==> flow/design.v <==
module ALU(
    input  [31:0] val_A,
    input  [31:0] val_B,
    input  [2:0]  ALU_op,
    output logic [31:0] ALU_out,
    output logic [7:0]  ALU_flags
);
    logic [31:0] sum_result;
    logic [31:0] diff_result;
    logic        overflow_add, overflow_sub;
    logic        signed_ge, signed_lt, signed_gt, signed_le;
    always_comb begin
        sum_result = $signed(val_A) + $signed(val_B);
        diff_result = $signed(val_A) - $signed(val_B);
        overflow_add = (val_A[31] == val_B[31]) && (val_A[31] != sum_result[31]);
        overflow_sub = (val_A[31] != val_B[31]) && (val_A[31] != diff_result[31]);
        signed_ge = ($signed(val_A) >= $signed(val_B));
        signed_lt = ($signed(val_A) < $signed(val_B));
        signed_gt = ($signed(val_A) > $signed(val_B));
        signed_le = ($signed(val_A) <= $signed(val_B));
        case(ALU_op)
            3'b000: begin  
                ALU_out = sum_result;
                ALU_flags[4] = overflow_add;
            end
            3'b001: begin  
                ALU_out = diff_result;
                ALU_flags[4] = overflow_sub;
            end
            3'b010: begin  
                ALU_out = val_A & val_B;
                ALU_flags[4] = 1'b0;
            end
            3'b011: begin  
                ALU_out = val_A | val_B;
                ALU_flags[4] = 1'b0;
            end
            3'b100: begin  
                ALU_out = val_A ^ val_B;
                ALU_flags[4] = 1'b0;
            end
            3'b101: begin  
                ALU_out = ~val_A;
                ALU_flags[4] = 1'b0;
            end
            default: begin  
                ALU_out = 32'b0;
                ALU_flags[4] = 1'b0;
            end
        endcase
        ALU_flags[7] = ALU_out[31];                     
        ALU_flags[6] = (ALU_out == 32'b0);              
        ALU_flags[5] = 1'b0;                            
        ALU_flags[3] = signed_ge;                       
        ALU_flags[2] = signed_lt;                       
        ALU_flags[1] = signed_gt;                       
        ALU_flags[0] = signed_le;                       
    end
endmodule
module shifter(
    input  [31:0] shift_in,     
    input  [1:0]  shift_op,     
    input  [4:0]  shift_amt,    
    output logic [31:0] shift_out   
);
    logic [4:0] valid_shift_amt;
    logic [31:0] rotate_amount;
    assign valid_shift_amt = (shift_amt > 5'd31) ? 5'd31 : shift_amt;
    assign rotate_amount = 32 - valid_shift_amt;
    always_comb begin
        case (shift_op)
            2'b00: begin  
                shift_out = shift_in << valid_shift_amt;
            end
            2'b01: begin  
                shift_out = shift_in >> valid_shift_amt;
            end
            2'b10: begin  
                shift_out = $signed(shift_in) >>> valid_shift_amt;
            end
            2'b11: begin  
                if (valid_shift_amt == 5'd0) begin
                    shift_out = shift_in;   
                end else begin
                    shift_out = (shift_in >> valid_shift_amt) | 
                               (shift_in << rotate_amount);
                end
            end
            default: begin  
                shift_out = shift_in;
            end
        endcase
    end
endmodule
module status_reg_block(
    input  clk,
    input  rst_n,
    input         en_status,     
    input         status_rdy,    
    input  [31:0] status_in,     
    output logic [31:0] status_out   
);
    logic [31:0] status_reg;
    assign status_out = status_rdy ? status_in : status_reg;
    always_ff @(posedge clk or negedge rst_n) begin
        if (!rst_n) begin
            status_reg <= 32'b0;   
        end else if (en_status) begin
            status_reg <= status_in;
        end
    end
endmodule
module regfile(
    input  clk,
    input  [31:0] w_data1,
    input  [3:0]  w_addr1,
    input         w_en1,
    input  [31:0] w_data2,
    input  [3:0]  w_addr2,
    input         w_en2,
    input  [31:0] w_data_ldr,
    input  [3:0]  w_addr_ldr,
    input         w_en_ldr,
    input  [3:0]  A_addr,
    input  [3:0]  B_addr,
    input  [3:0]  shift_addr,
    input  [3:0]  str_addr,
    input  [3:0]  reg_addr,
    input  [1:0]  sel_pc,
    input         load_pc,
    input  [10:0] start_pc,
    input  [10:0] dp_pc,
    output logic [31:0] A_data,
    output logic [31:0] B_data,
    output logic [31:0] shift_data,
    output logic [31:0] str_data,
    output logic [10:0] pc_out,
    output logic [31:0] reg_output
);
    logic [31:0] registers[1:15];   
    logic [10:0] pc_in;
    assign A_data      = (A_addr == 4'd0)     ? 32'b0 : registers[A_addr];
    assign B_data      = (B_addr == 4'd0)     ? 32'b0 : registers[B_addr];
    assign shift_data  = (shift_addr == 4'd0) ? 32'b0 : registers[shift_addr];
    assign str_data    = (str_addr == 4'd0)   ? 32'b0 : registers[str_addr];
    assign reg_output  = (reg_addr == 4'd0)   ? 32'b0 : registers[reg_addr];
    assign pc_out      = registers[4'd15][10:0];   
    assign pc_in       = pc_out + 1'b1;
    always_ff @(posedge clk) begin
        if (w_en1 && w_addr1 != 4'd0) begin
            registers[w_addr1] <= w_data1;
        end else if (w_en2 && w_addr2 != 4'd0) begin
            registers[w_addr2] <= w_data2;
        end else if (w_en_ldr && w_addr_ldr != 4'd0) begin
            registers[w_addr_ldr] <= w_data_ldr;
        end
        if (load_pc) begin
            case (sel_pc)
                2'b01: registers[4'd15] <= {21'b0, start_pc};
                2'b11: registers[4'd15] <= {21'b0, dp_pc};
                default: registers[4'd15] <= {21'b0, pc_in};
            endcase
        end
    end
endmodule
module idecoder(
    input  [31:0] instr,      
    output logic [3:0]  cond,       
    output logic [6:0]  opcode,     
    output logic        en_status,  
    output logic [3:0]  rn,         
    output logic [3:0]  rd,         
    output logic [3:0]  rs,         
    output logic [3:0]  rm,         
    output logic [1:0]  shift_op,   
    output logic [4:0]  imm5,       
    output logic [11:0] imm12,      
    output logic [23:0] imm24,      
    output logic        P,          
    output logic        U,          
    output logic        W           
);
    logic type_I;    
    logic type_RS;   
    assign cond = instr[31:28];       
    assign type_I = instr[25];        
    assign P = instr[24];             
    assign U = instr[23];             
    assign W = instr[21];             
    assign en_status = instr[20];     
    assign rn = instr[19:16];         
    assign rd = instr[15:12];         
    assign rs = instr[11:8];          
    assign rm = instr[3:0];           
    assign shift_op = instr[6:5];     
    assign imm5 = instr[11:7];        
    assign imm12 = instr[11:0];       
    assign imm24 = instr[23:0];       
    assign type_RS = ~type_I & (instr[4] == 1'b1);
    always_comb begin
        case (instr[27:26])
            2'b00: begin  
                if (instr[27:21] == 7'b0011001) begin  
                    opcode = 7'b0000000;
                end else if (instr[27:21] == 7'b0001000) begin  
                    opcode = 7'b0000001;
                end else if (instr[27:21] == 7'b0001001) begin  
                    if (instr[5] == 1'b0) begin   
                        opcode = 7'b1001001;
                    end else begin               
                        opcode = 7'b1001101;
                    end
                end else begin
                    if (type_I) begin
                        case (instr[24:21])
                            4'b0100: opcode = 7'b0000100;  
                            4'b0010: opcode = 7'b0001001;  
                            4'b1010: opcode = 7'b0001010;  
                            4'b0000: opcode = 7'b0001011;  
                            4'b1100: opcode = 7'b0001100;  
                            4'b0001: opcode = 7'b0001101;  
                            4'b1101: opcode = 7'b0000000;  
                            default: opcode = 7'b0000001;  
                        endcase
                    end else if (type_RS) begin
                        case (instr[24:21])
                            4'b0100: opcode = 7'b0111000;  
                            4'b0010: opcode = 7'b0111001;  
                            4'b1010: opcode = 7'b0111010;  
                            4'b0000: opcode = 7'b0111011;  
                            4'b1100: opcode = 7'b0111100;  
                            4'b0001: opcode = 7'b0111101;  
                            4'b1101: opcode = 7'b0110000;  
                            default: opcode = 7'b0000001;  
                        endcase
                    end else begin
                        case (instr[24:21])
                            4'b0100: opcode = 7'b0011000;  
                            4'b0010: opcode = 7'b0011001;  
                            4'b1010: opcode = 7'b0011010;  
                            4'b0000: opcode = 7'b0011011;  
                            4'b1100: opcode = 7'b0011100;  
                            4'b0001: opcode = 7'b0011101;  
                            4'b1101: opcode = 7'b0010000;  
                            default: opcode = 7'b0000001;  
                        endcase
                    end
                end
            end
            2'b01: begin  
                if (instr[20] == 1'b1) begin  
                    if (instr[25] == 1'b0) begin  
                        if (instr[19:16] == 4'b1111) begin  
                            opcode = 7'b1000000;
                        end else begin  
                            opcode = 7'b1100000;
                        end
                    end else begin  
                        opcode = 7'b1101000;
                    end
                end else begin  
                    if (instr[25] == 1'b0) begin  
                        opcode = 7'b1110000;
                    end else begin  
                        opcode = 7'b1111000;
                    end
                end
            end
            2'b10: begin  
                if (instr[25:24] == 2'b10) begin  
                    opcode = 7'b1001000;
                end else begin  
                    opcode = 7'b1001100;
                end
            end
            default: begin  
                opcode = 7'b0000001;  
            end
        endcase
    end
endmodule
module controller(
    input  clk,
    input  rst_n,
    input  [6:0]  opcode,
    input  [31:0] status_reg,
    input  [3:0]  cond,
    input         P,
    input         U,
    input         W,
    input         en_status_decode,
    output logic         waiting,
    output logic         w_en1,
    output logic         w_en2,
    output logic         w_en_ldr,
    output logic         sel_load_LR,
    output logic [1:0]   sel_A_in,
    output logic [1:0]   sel_B_in,
    output logic [1:0]   sel_shift_in,
    output logic         en_A,
    output logic         en_B,
    output logic         en_C,
    output logic         en_S,
    output logic         sel_A,
    output logic         sel_B,
    output logic         sel_post_indexing,
    output logic [2:0]   ALU_op,
    output logic         en_status,
    output logic         status_rdy,
    output logic         load_ir,
    output logic         load_pc,
    output logic [1:0]   sel_pc,
    output logic         ram_w_en1,
    output logic         ram_w_en2
);
    localparam [3:0] RESET = 4'd0;
    localparam [3:0] FETCH = 4'd1;
    localparam [3:0] FETCH_WAIT = 4'd2;
    localparam [3:0] DECODE = 4'd3;
    localparam [3:0] EXECUTE = 4'd4;
    localparam [3:0] MEMORY_INCREMENT_PC = 4'd5;
    localparam [3:0] MEMORY_WAIT = 4'd6;
    localparam [3:0] WRITE_BACK = 4'd7;
    localparam [3:0] LOAD_PC_START = 4'd8;
    localparam [6:0] NOP = 7'b0000000;
    localparam [6:0] HLT = 7'b0000001;
    localparam [6:0] MOV_I = 7'b0001000;
    localparam [3:0] CMP = 4'b1010;
    localparam [2:0] ALU_ADD = 3'b000;
    localparam [2:0] ALU_SUB = 3'b001;
    localparam [2:0] ALU_AND = 3'b010;
    localparam [2:0] ALU_ORR = 3'b011;
    localparam [2:0] ALU_XOR = 3'b100;
    logic N, Z, C, V;
    assign N = status_reg[31];
    assign Z = status_reg[30];
    assign C = status_reg[29];
    assign V = status_reg[28];
    logic [3:0] state;
    always_ff @(posedge clk or negedge rst_n) begin
        if (!rst_n) begin
            state <= RESET;
        end else begin
            case (state)
                RESET: begin
                    state <= LOAD_PC_START;
                end
                LOAD_PC_START: begin
                    state <= FETCH;
                end
                FETCH: begin
                    state <= FETCH_WAIT;
                end
                FETCH_WAIT: begin
                    state <= DECODE;
                end
                DECODE: begin
                    state <= EXECUTE;
                end
                EXECUTE: begin
                    state <= MEMORY_INCREMENT_PC;
                end
                MEMORY_INCREMENT_PC: begin
                    state <= MEMORY_WAIT;
                end
                MEMORY_WAIT: begin
                    state <= WRITE_BACK;
                end
                WRITE_BACK: begin
                    state <= FETCH;
                end
                default: begin
                    state <= RESET;
                end
            endcase
        end
    end
    always_comb begin
        waiting = 1'b1;
        w_en1 = 1'b0;
        w_en2 = 1'b0;
        w_en_ldr = 1'b0;
        sel_load_LR = 1'b0;
        sel_A_in = 2'b00;
        sel_B_in = 2'b00;
        sel_shift_in = 2'b00;
        en_A = 1'b0;
        en_B = 1'b0;
        en_C = 1'b0;
        en_S = 1'b0;
        sel_A = 1'b0;
        sel_B = 1'b0;
        sel_post_indexing = 1'b0;
        ALU_op = ALU_ADD;
        en_status = 1'b0;
        status_rdy = 1'b0;
        load_ir = 1'b0;
        load_pc = 1'b0;
        sel_pc = 2'b00;
        ram_w_en1 = 1'b0;
        ram_w_en2 = 1'b0;
        case (state)
            RESET: begin
                waiting = 1'b1;
            end
            LOAD_PC_START: begin
                waiting = 1'b1;
                load_pc = 1'b1;
                sel_pc = 2'b01;
            end
            FETCH: begin
                waiting = 1'b1;
            end
            FETCH_WAIT: begin
                waiting = 1'b1;
            end
            DECODE: begin
                waiting = 1'b1;
                load_ir = 1'b1;
            end
            EXECUTE: begin
                waiting = 1'b1;
                if (opcode[6] == 1'b0 && cond != 4'b1111) begin
                    if (opcode[3]) begin
                        en_A = 1'b1;
                    end
                    if (opcode[4]) begin
                        en_B = 1'b1;
                    end
                    en_S = 1'b1;
                    if (opcode[4]) begin
                        sel_shift_in = 2'b00;
                    end else begin
                        sel_shift_in = 2'b00;
                    end
                end 
                else if (opcode[6:5] == 2'b11 || opcode[6:3] == 4'b1000) begin
                    if (opcode[3] == 1'b0) begin
                        if (opcode[6:4] == 3'b100) begin  
                            sel_A_in = 2'b11;  
                        end
                        sel_B_in = 2'b00;  
                        en_A = 1'b1;
                        en_B = 1'b0;
                        en_S = 1'b0;
                        sel_shift_in = 2'b00;
                    end 
                    else begin
                        sel_A_in = 2'b00;  
                        sel_B_in = 2'b00;  
                        en_A = 1'b1;
                        en_B = 1'b1;
                        en_S = 1'b1;
                        sel_shift_in = 2'b00;
                    end
                end 
                else if (opcode[6:3] == 4'b1001) begin
                    en_A = 1'b0;
                    if (opcode[1]) begin
                        en_B = 1'b1;
                    end
                    en_S = 1'b1;
                    sel_shift_in = 2'b11;
                end
            end
            MEMORY_INCREMENT_PC: begin
                waiting = 1'b1;
                en_C = 1'b1;
                if (opcode[6] == 1'b0 && cond != 4'b1111) begin
                    sel_pc = 2'b00;
                    load_pc = 1'b1;
                    case (opcode[2:0])
                        3'b000: ALU_op = ALU_ADD;
                        3'b001: ALU_op = ALU_SUB;
                        3'b010: ALU_op = ALU_AND;
                        3'b011: ALU_op = ALU_ORR;
                        3'b100: ALU_op = ALU_XOR;
                        default: ALU_op = ALU_ADD;
                    endcase
                    if (opcode[3] == 1'b0) begin
                        sel_A = 1'b1;
                    end
                    if (opcode[4] == 1'b0) begin
                        sel_B = 1'b1;
                    end
                    sel_post_indexing = 1'b0;
                    sel_load_LR = 1'b0;
                    en_status = en_status_decode;
                    if (opcode[3:0] != CMP) begin
                        w_en1 = 1'b1;
                    end
                    ram_w_en2 = 1'b0;
                end 
                else if (opcode[6:5] == 2'b11 || opcode[6:3] == 4'b1000) begin
                    sel_pc = 2'b00;
                    load_pc = 1'b1;
                    if (U == 1'b0) begin
                        ALU_op = ALU_SUB;
                    end else begin
                        ALU_op = ALU_ADD;
                    end
                    sel_A = 1'b0;  
                    sel_post_indexing = ~P;
                    if (opcode[3] == 1'b1) begin
                        sel_B = 1'b0;  
                    end else begin
                        sel_B = 1'b1;  
                    end
                    sel_load_LR = 1'b0;
                    en_status = en_status_decode;
                    w_en1 = 1'b0;
                    w_en2 = ~P | W;
                    if (opcode[4] == 1'b1) begin  
                        ram_w_en2 = 1'b1;
                    end else begin  
                        ram_w_en2 = 1'b0;
                    end
                end 
                else if (opcode[6:3] == 4'b1001) begin
                    if ((cond == 4'b0000 && Z) || 
                        (cond == 4'b0001 && ~Z) || 
                        (cond == 4'b0010 && C) || 
                        (cond == 4'b0011 && ~C) || 
                        (cond == 4'b0100 && N) || 
                        (cond == 4'b0101 && ~N) || 
                        (cond == 4'b0110 && V) || 
                        (cond == 4'b0111 && ~V) || 
                        (cond == 4'b1000 && C && ~Z) || 
                        (cond == 4'b1001 && (~C || Z)) || 
                        (cond == 4'b1010 && (N == V)) || 
                        (cond == 4'b1011 && (N != V)) || 
                        (cond == 4'b1100 && (~Z && (N == V))) || 
                        (cond == 4'b1101 && (Z || (N != V))) || 
                        (cond == 4'b1110)) begin
                        sel_pc = 2'b11;
                        load_pc = 1'b1;
                    end else begin
                        sel_pc = 2'b00;
                        load_pc = 1'b1;
                    end
                    if (opcode[2] == 1'b1) begin
                        w_en1 = 1'b1;
                        sel_load_LR = 1'b0;
                    end
                    ALU_op = ALU_ADD;
                    sel_A = 1'b1;
                    if (opcode[1] == 1'b1) begin
                        sel_B = 1'b0;
                    end else begin
                        sel_B = 1'b1;
                    end
                    sel_post_indexing = 1'b0;
                    en_status = 1'b0;
                end
            end
            MEMORY_WAIT: begin
                waiting = 1'b1;
                status_rdy = 1'b1;
            end
            WRITE_BACK: begin
                waiting = 1'b1;
                if (opcode[6:4] == 3'b110 || opcode[6:3] == 4'b1000) begin
                    w_en_ldr = 1'b1;
                end
            end
            default: begin
                waiting = 1'b1;
            end
        endcase
    end
endmodule
module datapath(
    input  clk,
    input  rst_n,
    input  [3:0]  w_addr1,
    input         w_en1,
    input  [3:0]  w_addr2,
    input         w_en2,
    input  [3:0]  w_addr_ldr,
    input         w_en_ldr,
    input  [31:0] w_data_ldr,
    input  [3:0]  A_addr,
    input  [3:0]  B_addr,
    input  [3:0]  shift_addr,
    input  [3:0]  str_addr,
    input  [3:0]  reg_addr,       
    input  [1:0]  sel_pc,
    input         load_pc,
    input  [10:0] start_pc,
    input  [1:0]  sel_A_in,
    input  [1:0]  sel_B_in,
    input  [1:0]  sel_shift_in,
    input         en_A,
    input         en_B,
    input         en_S,
    input  [31:0] shift_imme,
    input         sel_shift,
    input  [1:0]  shift_op,
    input         sel_A,
    input         sel_B,
    input         sel_post_indexing,
    input  [31:0] imme_data,
    input  [2:0]  ALU_op,
    input         en_status,
    input         status_rdy,
    input  [31:0] LR_in,
    input         sel_load_LR,
    output logic [31:0] datapath_out,
    output logic [31:0] status_out,
    output logic [31:0] str_data,
    output logic [10:0] PC,
    output logic [31:0] reg_output
);  
    logic [31:0] A_data, B_data, shift_data, str_data_rf;
    logic [10:0] pc_out;
    logic [31:0] reg_output_rf;
    logic [31:0] shift_out;
    logic [31:0] val_A, val_B, ALU_out, shift_amt, status_in;
    logic [7:0]  ALU_flags;
    logic [31:0] A_in, B_in, shift_in;
    logic [31:0] A_reg, B_reg, S_reg, status_out_reg;
    logic [31:0] w_data1;
    logic [3:0]  w_addr1_in;
    assign PC = pc_out;
    assign reg_output = reg_output_rf;
    assign status_out = status_out_reg;
    assign str_data = str_data_rf;
    regfile regfile(
        .clk(clk),
        .w_data1(w_data1),
        .w_addr1(w_addr1_in),
        .w_en1(w_en1),
        .w_data2(ALU_out),
        .w_addr2(w_addr2),
        .w_en2(w_en2),
        .w_data_ldr(w_data_ldr),
        .w_addr_ldr(w_addr_ldr),
        .w_en_ldr(w_en_ldr),
        .sel_pc(sel_pc),
        .load_pc(load_pc),
        .start_pc(start_pc),
        .dp_pc(ALU_out[10:0]),
        .A_addr(A_addr),
        .B_addr(B_addr),
        .shift_addr(shift_addr),
        .str_addr(str_addr),
        .A_data(A_data),
        .B_data(B_data),
        .shift_data(shift_data),
        .str_data(str_data_rf),
        .pc_out(pc_out),
        .reg_output(reg_output_rf),
        .reg_addr(reg_addr)
    );
    shifter shifter(
        .shift_in(B_reg),
        .shift_op(shift_op),
        .shift_amt(S_reg[4:0]),
        .shift_out(shift_out)
    );
    ALU alu(
        .val_A(val_A),
        .val_B(val_B),
        .ALU_op(ALU_op),
        .ALU_out(ALU_out),
        .ALU_flags(ALU_flags)
    );
    status_reg_block status_reg(
        .clk(clk),
        .rst_n(rst_n),
        .en_status(en_status),
        .status_rdy(status_rdy),
        .status_in(status_in),
        .status_out(status_out_reg)
    );
    assign status_in = {24'b0, ALU_flags};
    assign datapath_out = sel_post_indexing ? val_A : ALU_out;
    assign w_data1 = sel_load_LR ? LR_in : ALU_out;
    assign w_addr1_in = sel_load_LR ? 4'd14 : w_addr1;   
    assign val_A = sel_A ? 32'b0 : A_reg;
    assign val_B = sel_B ? imme_data : shift_out; 
    assign shift_amt = sel_shift ? shift_in : shift_imme;
    always_comb begin
        case (sel_A_in)
            2'b00: A_in = A_data;         
            2'b01: A_in = ALU_out;        
            2'b11: A_in = {21'b0, pc_out};  
            default: A_in = A_data;
        endcase
    end
    always_comb begin
        case (sel_B_in)
            2'b00: B_in = B_data;         
            2'b01: B_in = ALU_out;        
            2'b11: B_in = val_B;          
            default: B_in = B_data;
        endcase
    end
    always_comb begin
        case (sel_shift_in)
            2'b00: shift_in = shift_data;  
            2'b01: shift_in = ALU_out;     
            2'b11: shift_in = 32'b0;       
            default: shift_in = shift_data;
        endcase
    end
    always_ff @(posedge clk or negedge rst_n) begin
        if (!rst_n) begin
            A_reg <= 32'b0;
        end else if (en_A) begin
            A_reg <= A_in;
        end
    end
    always_ff @(posedge clk or negedge rst_n) begin
        if (!rst_n) begin
            B_reg <= 32'b0;
        end else if (en_B) begin
            B_reg <= B_in;
        end
    end
    always_ff @(posedge clk or negedge rst_n) begin
        if (!rst_n) begin
            S_reg <= 32'b0;
        end else if (en_S) begin
            S_reg <= shift_amt;
        end
    end
endmodule
module cpu (
    input  clk,
    input  rst_n,
    input  [31:0] instr,
    input  [31:0] ram_data2,
    input  [10:0] start_pc,
    input  [3:0]  reg_addr,   
    output logic         waiting,
    output logic         ram_w_en1,
    output logic         ram_w_en2,
    output logic [10:0]  ram_addr2,
    output logic [31:0]  ram_in2,
    output logic [31:0]  status_out,
    output logic [31:0]  datapath_out,
    output logic [10:0]  pc_out,
    output logic [31:0]  reg_output
);
    logic [31:0] instr_reg;
    logic [3:0]  cond;            
    logic [6:0]  opcode;          
    logic        en_status_decode;  
    logic [3:0]  rn, rd, rs, rm;  
    logic [1:0]  shift_op;        
    logic [4:0]  imm5;            
    logic [11:0] imm12;           
    logic [23:0] imm24;           
    logic        P, U, W;         
    logic [3:0] rt;
    assign rt = rd;
    logic [31:0] status_out_dp;
    logic [31:0] datapath_out_dp;
    logic [31:0] str_data_dp;
    logic [10:0] pc_out_dp;
    logic [31:0] reg_output_dp;
    logic        waiting_ctrl;
    logic        w_en1, w_en2, w_en_ldr, sel_load_LR;
    logic [1:0]  sel_A_in, sel_B_in, sel_shift_in;
    logic        en_A, en_B, en_C, en_S;
    logic        sel_A, sel_B, sel_post_indexing;
    logic [2:0]  ALU_op;
    logic        en_status, status_rdy_ctrl;
    logic        load_ir, load_pc_ctrl;
    logic [1:0]  sel_pc_ctrl;
    logic        ram_w_en1_ctrl, ram_w_en2_ctrl;
    assign waiting = waiting_ctrl;
    assign status_out = status_out_dp;
    assign datapath_out = datapath_out_dp;
    assign pc_out = pc_out_dp;
    assign reg_output = reg_output_dp;
    assign ram_addr2 = datapath_out_dp[10:0];
    assign ram_in2 = str_data_dp;
    assign ram_w_en1 = ram_w_en1_ctrl;
    assign ram_w_en2 = ram_w_en2_ctrl;
    idecoder idecoder(
        .instr(instr_reg),
        .cond(cond),
        .opcode(opcode),
        .en_status(en_status_decode),
        .rn(rn),
        .rd(rd),
        .rs(rs),
        .rm(rm),
        .shift_op(shift_op),
        .imm5(imm5),
        .imm12(imm12),
        .imm24(imm24),
        .P(P),
        .U(U),
        .W(W)
    );
    datapath datapath(
        .clk(clk),
        .rst_n(rst_n),
        .LR_in(ram_data2),
        .sel_load_LR(sel_load_LR),
        .w_addr1(rd),
        .w_en1(w_en1),
        .w_addr2(rn),
        .w_en2(w_en2),
        .w_addr_ldr(rt),            
        .w_en_ldr(w_en_ldr),
        .w_data_ldr(ram_data2),     
        .A_addr(rn),
        .B_addr(rm),
        .shift_addr(rs),
        .str_addr(rt),
        .reg_addr(reg_addr),        
        .sel_pc(sel_pc_ctrl),
        .load_pc(load_pc_ctrl),
        .start_pc(start_pc),
        .sel_A_in(sel_A_in),
        .sel_B_in(sel_B_in),
        .sel_shift_in(sel_shift_in),
        .en_A(en_A),
        .en_B(en_B),
        .en_S(en_S),
        .shift_imme({27'd0, imm5}),
        .sel_shift(1'b0),           
        .shift_op(shift_op),
        .sel_A(sel_A),
        .sel_B(sel_B),
        .sel_post_indexing(sel_post_indexing),
        .imme_data({20'd0, imm12}),
        .ALU_op(ALU_op),
        .en_status(en_status),
        .status_rdy(status_rdy_ctrl),
        .datapath_out(datapath_out_dp),
        .status_out(status_out_dp),
        .str_data(str_data_dp),
        .PC(pc_out_dp),
        .reg_output(reg_output_dp)
    );
    controller controller(
        .clk(clk),
        .rst_n(rst_n),
        .opcode(opcode),
        .status_reg(status_out_dp),
        .cond(cond),
        .P(P),
        .U(U),
        .W(W),
        .en_status_decode(en_status_decode),
        .waiting(waiting_ctrl),
        .w_en1(w_en1),
        .w_en2(w_en2),
        .w_en_ldr(w_en_ldr),
        .sel_load_LR(sel_load_LR),
        .sel_A_in(sel_A_in),
        .sel_B_in(sel_B_in),
        .sel_shift_in(sel_shift_in),
        .en_A(en_A),
        .en_B(en_B),
        .en_C(en_C),
        .en_S(en_S),
        .sel_A(sel_A),
        .sel_B(sel_B),
        .sel_post_indexing(sel_post_indexing),
        .ALU_op(ALU_op),
        .en_status(en_status),
        .status_rdy(status_rdy_ctrl),
        .load_ir(load_ir),
        .load_pc(load_pc_ctrl),
        .sel_pc(sel_pc_ctrl),
        .ram_w_en1(ram_w_en1_ctrl),
        .ram_w_en2(ram_w_en2_ctrl)
    );
    always_ff @(posedge clk or negedge rst_n) begin
        if (!rst_n) begin
            instr_reg <= 32'b0;
        end else if (load_ir) begin
            instr_reg <= instr;
        end
    end
endmodule
==> Reports on cpu <==
Tool output for the design above, in the order of the flow.
Lines are those of the file above, counted from 1.
Operators: Yosys type, input widths -> output width; for muxes data width and select width s.
Cell names lack the library's common part.
{ "setup": {"design": "cpu", "clk_port": "clk", "lib": "sky130hd", "lib_corner": "tt_025C_1v80"} }

==> Word level <==
Yosys after proc, flatten, opt, wreduce and memory -nomap, before mapping. Enables and synchronous resets that opt folds into registers are not counted as muxes. Memory bits, and registers merged into a memory's read port (data or address), are not among the register bits. Print and check cells are not counted.
Yosys's memory passes give these memory sizes; they may raise the number of words (mostly to a power of two), join words into wider ones and drop unused or constant bits.
{ "bits": {"reg_bits": 108, "ramBits": 480, "mem_bits_ro": 64, "clocked_rd_ports_x_width": 4, "n_memories": 2, "in_bits": 81, "out_inout_bits": 153} }
{ "mem_list": {"columns": ["name", "size", "word_bits", "read_ports", "wr", "line", "source"], "rows": [
  ["datapath.regfile.registers", 15, 32, 5, 2, 140, "logic [31:0] registers[1:15];"],
  ["(no name shown)", 16, 4, 1, 0, 344, "case (state)"]
]} }
{ "op_classes": {"add_sub_neg": 4, "compare": 5, "n_eq": 62, "n_shift": 4, "mux": 125, "n_logic": 17, "reduce_logical": 56} }
{ "op_table": {"columns": ["cell", "n"], "rows": [
  ["$mux 32", 24],
  ["$pmux 32 s6", 1],
  ["$pmux 32 s4", 1],
  ["$or 32x32->32", 2],
  ["$pmux 32 s2", 1],
  ["$mux 1", 62],
  ["$eq 4x4->1 const B", 14],
  ["$mux 7", 7],
  ["$pmux 6 s7", 1],
  ["$eq 4x3->1 const B", 9],
  ["$pmux 5 s7", 1],
  ["$add 32x32->32", 1],
  ["$sub 32x32->32", 1],
  ["$ge 32x32->1", 1],
  ["$gt 32x32->1", 1],
  ["$le 32x32->1", 1],
  ["$lt 32x32->1", 1],
  ["$and 32x32->32", 1],
  ["$xor 32x32->32", 1],
  ["$shl 32x32->32", 1],
  ["$shl 32x5->32", 1],
  ["$shr 32x5->32", 1],
  ["$sshr 32x5->32", 1],
  ["$not 32->32", 1],
  ["$logic_not 32->1", 1],
  ["$reduce_or 32->1", 1],
  ["$pmux 4 s7", 1],
  ["$logic_not 4->1", 6]
]} }
Not listed: further kinds 42, cells in them 128.

==> Depth <==
Longest topological path by Yosys (ltp), each cell counted once; first at word level (registers and memories cut), then after technology mapping (sequential cells cut; the memories' decode and read muxes count).
{ "logic_depth": {"depth_word": 26, "ABC_AREA": 0, "ltp_mapped": 29, "ltp_nobuf": 27} }

==> Netlist <==
Source: synth_stat.txt of the flow (Yosys; design flattened, memories mapped). It holds for the ABC_AREA given above (unset counts as 0); a run with the other value may have another netlist.
{ "synth_totals": {"cells": 4497, "yosys_area_um2": 48043.6, "ff_cells": 592, "n_buf": 459} }
{ "by_type": {"columns": ["cell_type", "n"], "rows": [
  ["edfxtp_1", 459],
  ["mux4_2", 417],
  ["dfrtp_1", 112],
  ["mux2i_1", 247],
  ["mux2_2", 147],
  ["nand2_1", 425],
  ["nor2_1", 399],
  ["a21oi_1", 296],
  ["ha_1", 115],
  ["a211oi_1", 170],
  ["o21ai_0", 248],
  ["clkbuf_1", 303],
  ["a22oi_1", 80],
  ["o211ai_1", 80],
  ["buf_4", 59],
  ["dfxtp_1", 21],
  ["a21o_1", 52],
  ["inv_1", 104]
]} }
Not listed: further types 99, cells in them 763.
By module: a second synthesis without flattening, with its own total; a netlist apart from the flattened one above.
{ "unflattened": {"hier_cells": 5114, "area_unflattened_um2": 58070.7} }
Each row is one instance without its submodules.
{ "modules": {"columns": ["module", "n_inst", "cells", "area_um2"], "rows": [
  ["regfile", 1, 2284, 34712.0],
  ["shifter", 1, 922, 7121.8],
  ["ALU", 1, 927, 5944.5],
  ["datapath", 1, 569, 5330.1],
  ["status_reg_block", 1, 104, 1889.3],
  ["cpu", 1, 80, 1431.4],
  ["idecoder", 1, 121, 872.1],
  ["controller", 1, 107, 769.5]
]} }

==> Worst setup path after synthesis <==
OpenSTA on the mapped netlist: ideal clock, no wires. The path of least setup slack (recovery checks aside). Input and output delay are each 20% of the period. Register names are those of the netlist, which keeps one name where synthesis merged equal registers.
{ "synth_timing": {"path_kind": "register -> output", "start": "register instr_reg[26]", "end": "output status_out[6]", "tclk_ps": 12000, "out_delay_ps": 2400, "t_arrival_ps": 6714, "required_time_ps": 9600, "path_slack_ps": 2886, "delay_ps": 6714, "stages": 28, "path_buffers": 2, "period_less_setup_slack_ps": 9114} }
"delay_ps" = arrival - input delay + setup time.
A path that ends at an output port has no setup time.
"stages" counts driving pins, that of a launching flip-flop among them; a cell with two outputs on the path counts twice.
"period_less_setup_slack_ps" is the clock period less the worst setup slack; recovery checks do not enter. This is arithmetic on one report: input and output delays are still those of the set period (20% each).
Between the ends stands the longest chain of elaborated cells between them, by number of cells; it is not shown to be the way that was timed. Of several equally long chains one is given.
A line is the first line of the expression or statement that the cell stems from. Yosys adds cells for indexed reads and writes and turns some case tables into memories.
{ "synth_via": {"path_cell_list": "dfrtp_1 > inv_1 > ha_1 > inv_2 > a2111oi_2 > a22o_1 > a21oi_1 > o21ai_1 > nand2_1 > a21oi_1 > or3_1 > clkbuf_1 > buf_1 > o211ai_1 > o21a_1 > ha_1 > or4_1 > nand2b_4 > a311oi_1 > o31ai_2 > o21ai_2 > a31oi_1 > o41ai_1 > xnor2_1 > o211ai_1 > or4_1 > or4_1 > o21ai_1", "elab_chain_cells": 15, "cone_cells": 52} }
{ "synth_rtl": {"columns": ["element", "line", "source"], "rows": [
  ["start: declaration", 746, "logic [31:0] instr_reg;"],
  ["start: assignment", 877, "instr_reg <= 32'b0;"],
  ["start: assignment", 879, "instr_reg <= instr;"],
  ["$eq 7x4->1", 207, "end else if (instr[27:21] == 7'b0001001) begin"],
  ["$mux 7", 207, null],
  ["$mux 7", 205, "end else if (instr[27:21] == 7'b0001000) begin"],
  ["$mux 7", 203, "if (instr[27:21] == 7'b0011001) begin"],
  ["$pmux 7 s3", 201, "case (instr[27:26])"],
  ["$eq 4x4->1", 519, "else if (opcode[6:3] == 4'b1001) begin"],
  ["$mux 1", 519, null],
  ["$mux 1", 494, "else if (opcode[6:5] == 2'b11 || opcode[6:3] == 4'b1000) begin"],
  ["$mux 1", 469, "if (opcode[6] == 1'b0 && cond != 4'b1111) begin"],
  ["$mux 1", 402, "case (state)"],
  ["$mux 32", 680, "assign val_A = sel_A ? 32'b0 : A_reg;"],
  ["$sub 32x32->32", 14, "diff_result = $signed(val_A) - $signed(val_B);"],
  ["$pmux 32 s6", 21, "case(ALU_op)"],
  ["$logic_not 32->1", 52, "ALU_flags[6] = (ALU_out == 32'b0);"],
  ["$mux 8", 104, "assign status_out = status_rdy ? status_in : status_reg;"],
  ["end: declaration", 741, "output logic [31:0]  status_out,"]
]} }

==> Path in the finished layout <==
From the final timing report of flow run A: the path of least setup slack in the routed layout; clock arrival at registers is part of the times.
The report prints the path's times to 10 ps; the period is as set.
{ "layout_timing": {"path_kind": "register -> output", "start": "register instr_reg[26]", "end": "output status_out[6]", "tclk_ps": 11900, "out_delay_ps": 2380, "t_arrival_ps": 9170, "required_time_ps": 9520, "path_slack_ps": 350, "stages": 28, "path_buffers": 3} }
Between the ends stands the longest chain of elaborated cells between them, by number of cells; it is not shown to be the way that was timed. Of several equally long chains one is given.
{ "layout_via": {"path_cell_list": "dfrtp_1 > inv_1 > ha_1 > inv_2 > a2111oi_2 > a22o_1 > a21oi_1 > o21ai_1 > nand2_1 > a21oi_1 > or3_4 > buf_4 > o311ai_0 > buf_1 > ha_1 > or3_1 > or4_1 > or2_0 > o21bai_1 > a21bo_1 > a41oi_2 > nor2_1 > a211oi_1 > o31ai_2 > or4_1 > or4_1 > o21ai_1 > clkdlybuf4s50_1", "elab_chain_cells": 15, "cone_cells": 52} }
{ "layout_rtl": {"columns": ["element", "line", "source"], "rows": [
  ["start: declaration", 746, "logic [31:0] instr_reg;"],
  ["start: assignment", 877, "instr_reg <= 32'b0;"],
  ["start: assignment", 879, "instr_reg <= instr;"],
  ["$eq 7x4->1", 207, "end else if (instr[27:21] == 7'b0001001) begin"],
  ["$mux 7", 207, null],
  ["$mux 7", 205, "end else if (instr[27:21] == 7'b0001000) begin"],
  ["$mux 7", 203, "if (instr[27:21] == 7'b0011001) begin"],
  ["$pmux 7 s3", 201, "case (instr[27:26])"],
  ["$eq 4x4->1", 519, "else if (opcode[6:3] == 4'b1001) begin"],
  ["$mux 1", 519, null],
  ["$mux 1", 494, "else if (opcode[6:5] == 2'b11 || opcode[6:3] == 4'b1000) begin"],
  ["$mux 1", 469, "if (opcode[6] == 1'b0 && cond != 4'b1111) begin"],
  ["$mux 1", 402, "case (state)"],
  ["$mux 32", 680, "assign val_A = sel_A ? 32'b0 : A_reg;"],
  ["$sub 32x32->32", 14, "diff_result = $signed(val_A) - $signed(val_B);"],
  ["$pmux 32 s6", 21, "case(ALU_op)"],
  ["$logic_not 32->1", 52, "ALU_flags[6] = (ALU_out == 32'b0);"],
  ["$mux 8", 104, "assign status_out = status_rdy ? status_in : status_reg;"],
  ["end: declaration", 741, "output logic [31:0]  status_out,"]
]} }

## Implementation results

Flow measurements of cpu on sky130hd: 4 stored runs with different settings, listed in no order. Input and output delays are each 20% of the period that was set; the output load is 0.01 pF.
"critical setup path time" = time allowed to the worst setup path (clock period - input delay - output delay, where it has them) - its slack; a late launch clock adds to it, a late capture clock takes from it.
"critical setup path time" is given in steps of 10 ps.

==> flow run A: settings <==
{ "CAP_MARGIN": 40, "period_ns": 11.9, "CORE_MARGIN": 2, "CORE_UTILIZATION": 40, "SLEW_MARGIN": 20 }
==> flow run A: results <==
critical setup path time: 9170 ps
critical path type: register -> output
chip area after synthesis (Yosys): 48043.6 µm²
standard-cell area after layout: 54683.7 µm²
worst hold slack after layout: 481 ps
die size: 122896.0 µm²
lowest setup slack: 354 ps
utilization in the final report: 45.8 %

==> flow run B: settings <==
{ "CAP_MARGIN": 40, "CELL_PAD_IN_SITES_DETAIL_PLACEMENT": 0, "CORE_ASPECT_RATIO": 1.44, "CORE_MARGIN": 6, "CORE_UTILIZATION": 25, "CTS_CLUSTER_DIAMETER": 352, "CTS_CLUSTER_SIZE": 33, "GPL_ROUTABILITY_DRIVEN": 0, "GPL_TIMING_DRIVEN": 0, "MAX_ROUTING_LAYER": "met4", "MIN_ROUTING_LAYER": "met2", "PLACE_DENSITY": 0.87, "TNS_END_PERCENT": 95, "period_ns": 15.5, "SLEW_MARGIN": 20 }
==> flow run B: results <==
stopped before the end: routing reported GRT-0116

==> flow run C: settings <==
{ "CAP_MARGIN": 40, "CORE_MARGIN": 2, "CORE_UTILIZATION": 71, "CTS_CLUSTER_SIZE": 17, "PLACE_DENSITY": 0.54, "SETUP_SLACK_MARGIN": 0.88, "SLEW_MARGIN": 5, "period_ns": 7.24 }
==> flow run C: results <==
stopped before the end: routing reported GRT-0116

==> flow run D: settings <==
{ "CAP_MARGIN": 40, "CELL_PAD_IN_SITES_DETAIL_PLACEMENT": 1, "CELL_PAD_IN_SITES_GLOBAL_PLACEMENT": 3, "CORE_UTILIZATION": 15, "GPL_ROUTABILITY_DRIVEN": 0, "PLACE_DENSITY_LB_ADDON": 0.09, "period_ns": 7.2, "CORE_MARGIN": 2, "SLEW_MARGIN": 20 }
==> flow run D: results <==
critical setup path time: 7430 ps
critical path type: register -> output
chip area after synthesis (Yosys): 48043.6 µm²
standard-cell area after layout: 71816.4 µm²
worst hold slack after layout: 481 ps
die size: 324832.0 µm²
lowest setup slack: -1666 ps
utilization in the final report: 22.6 %
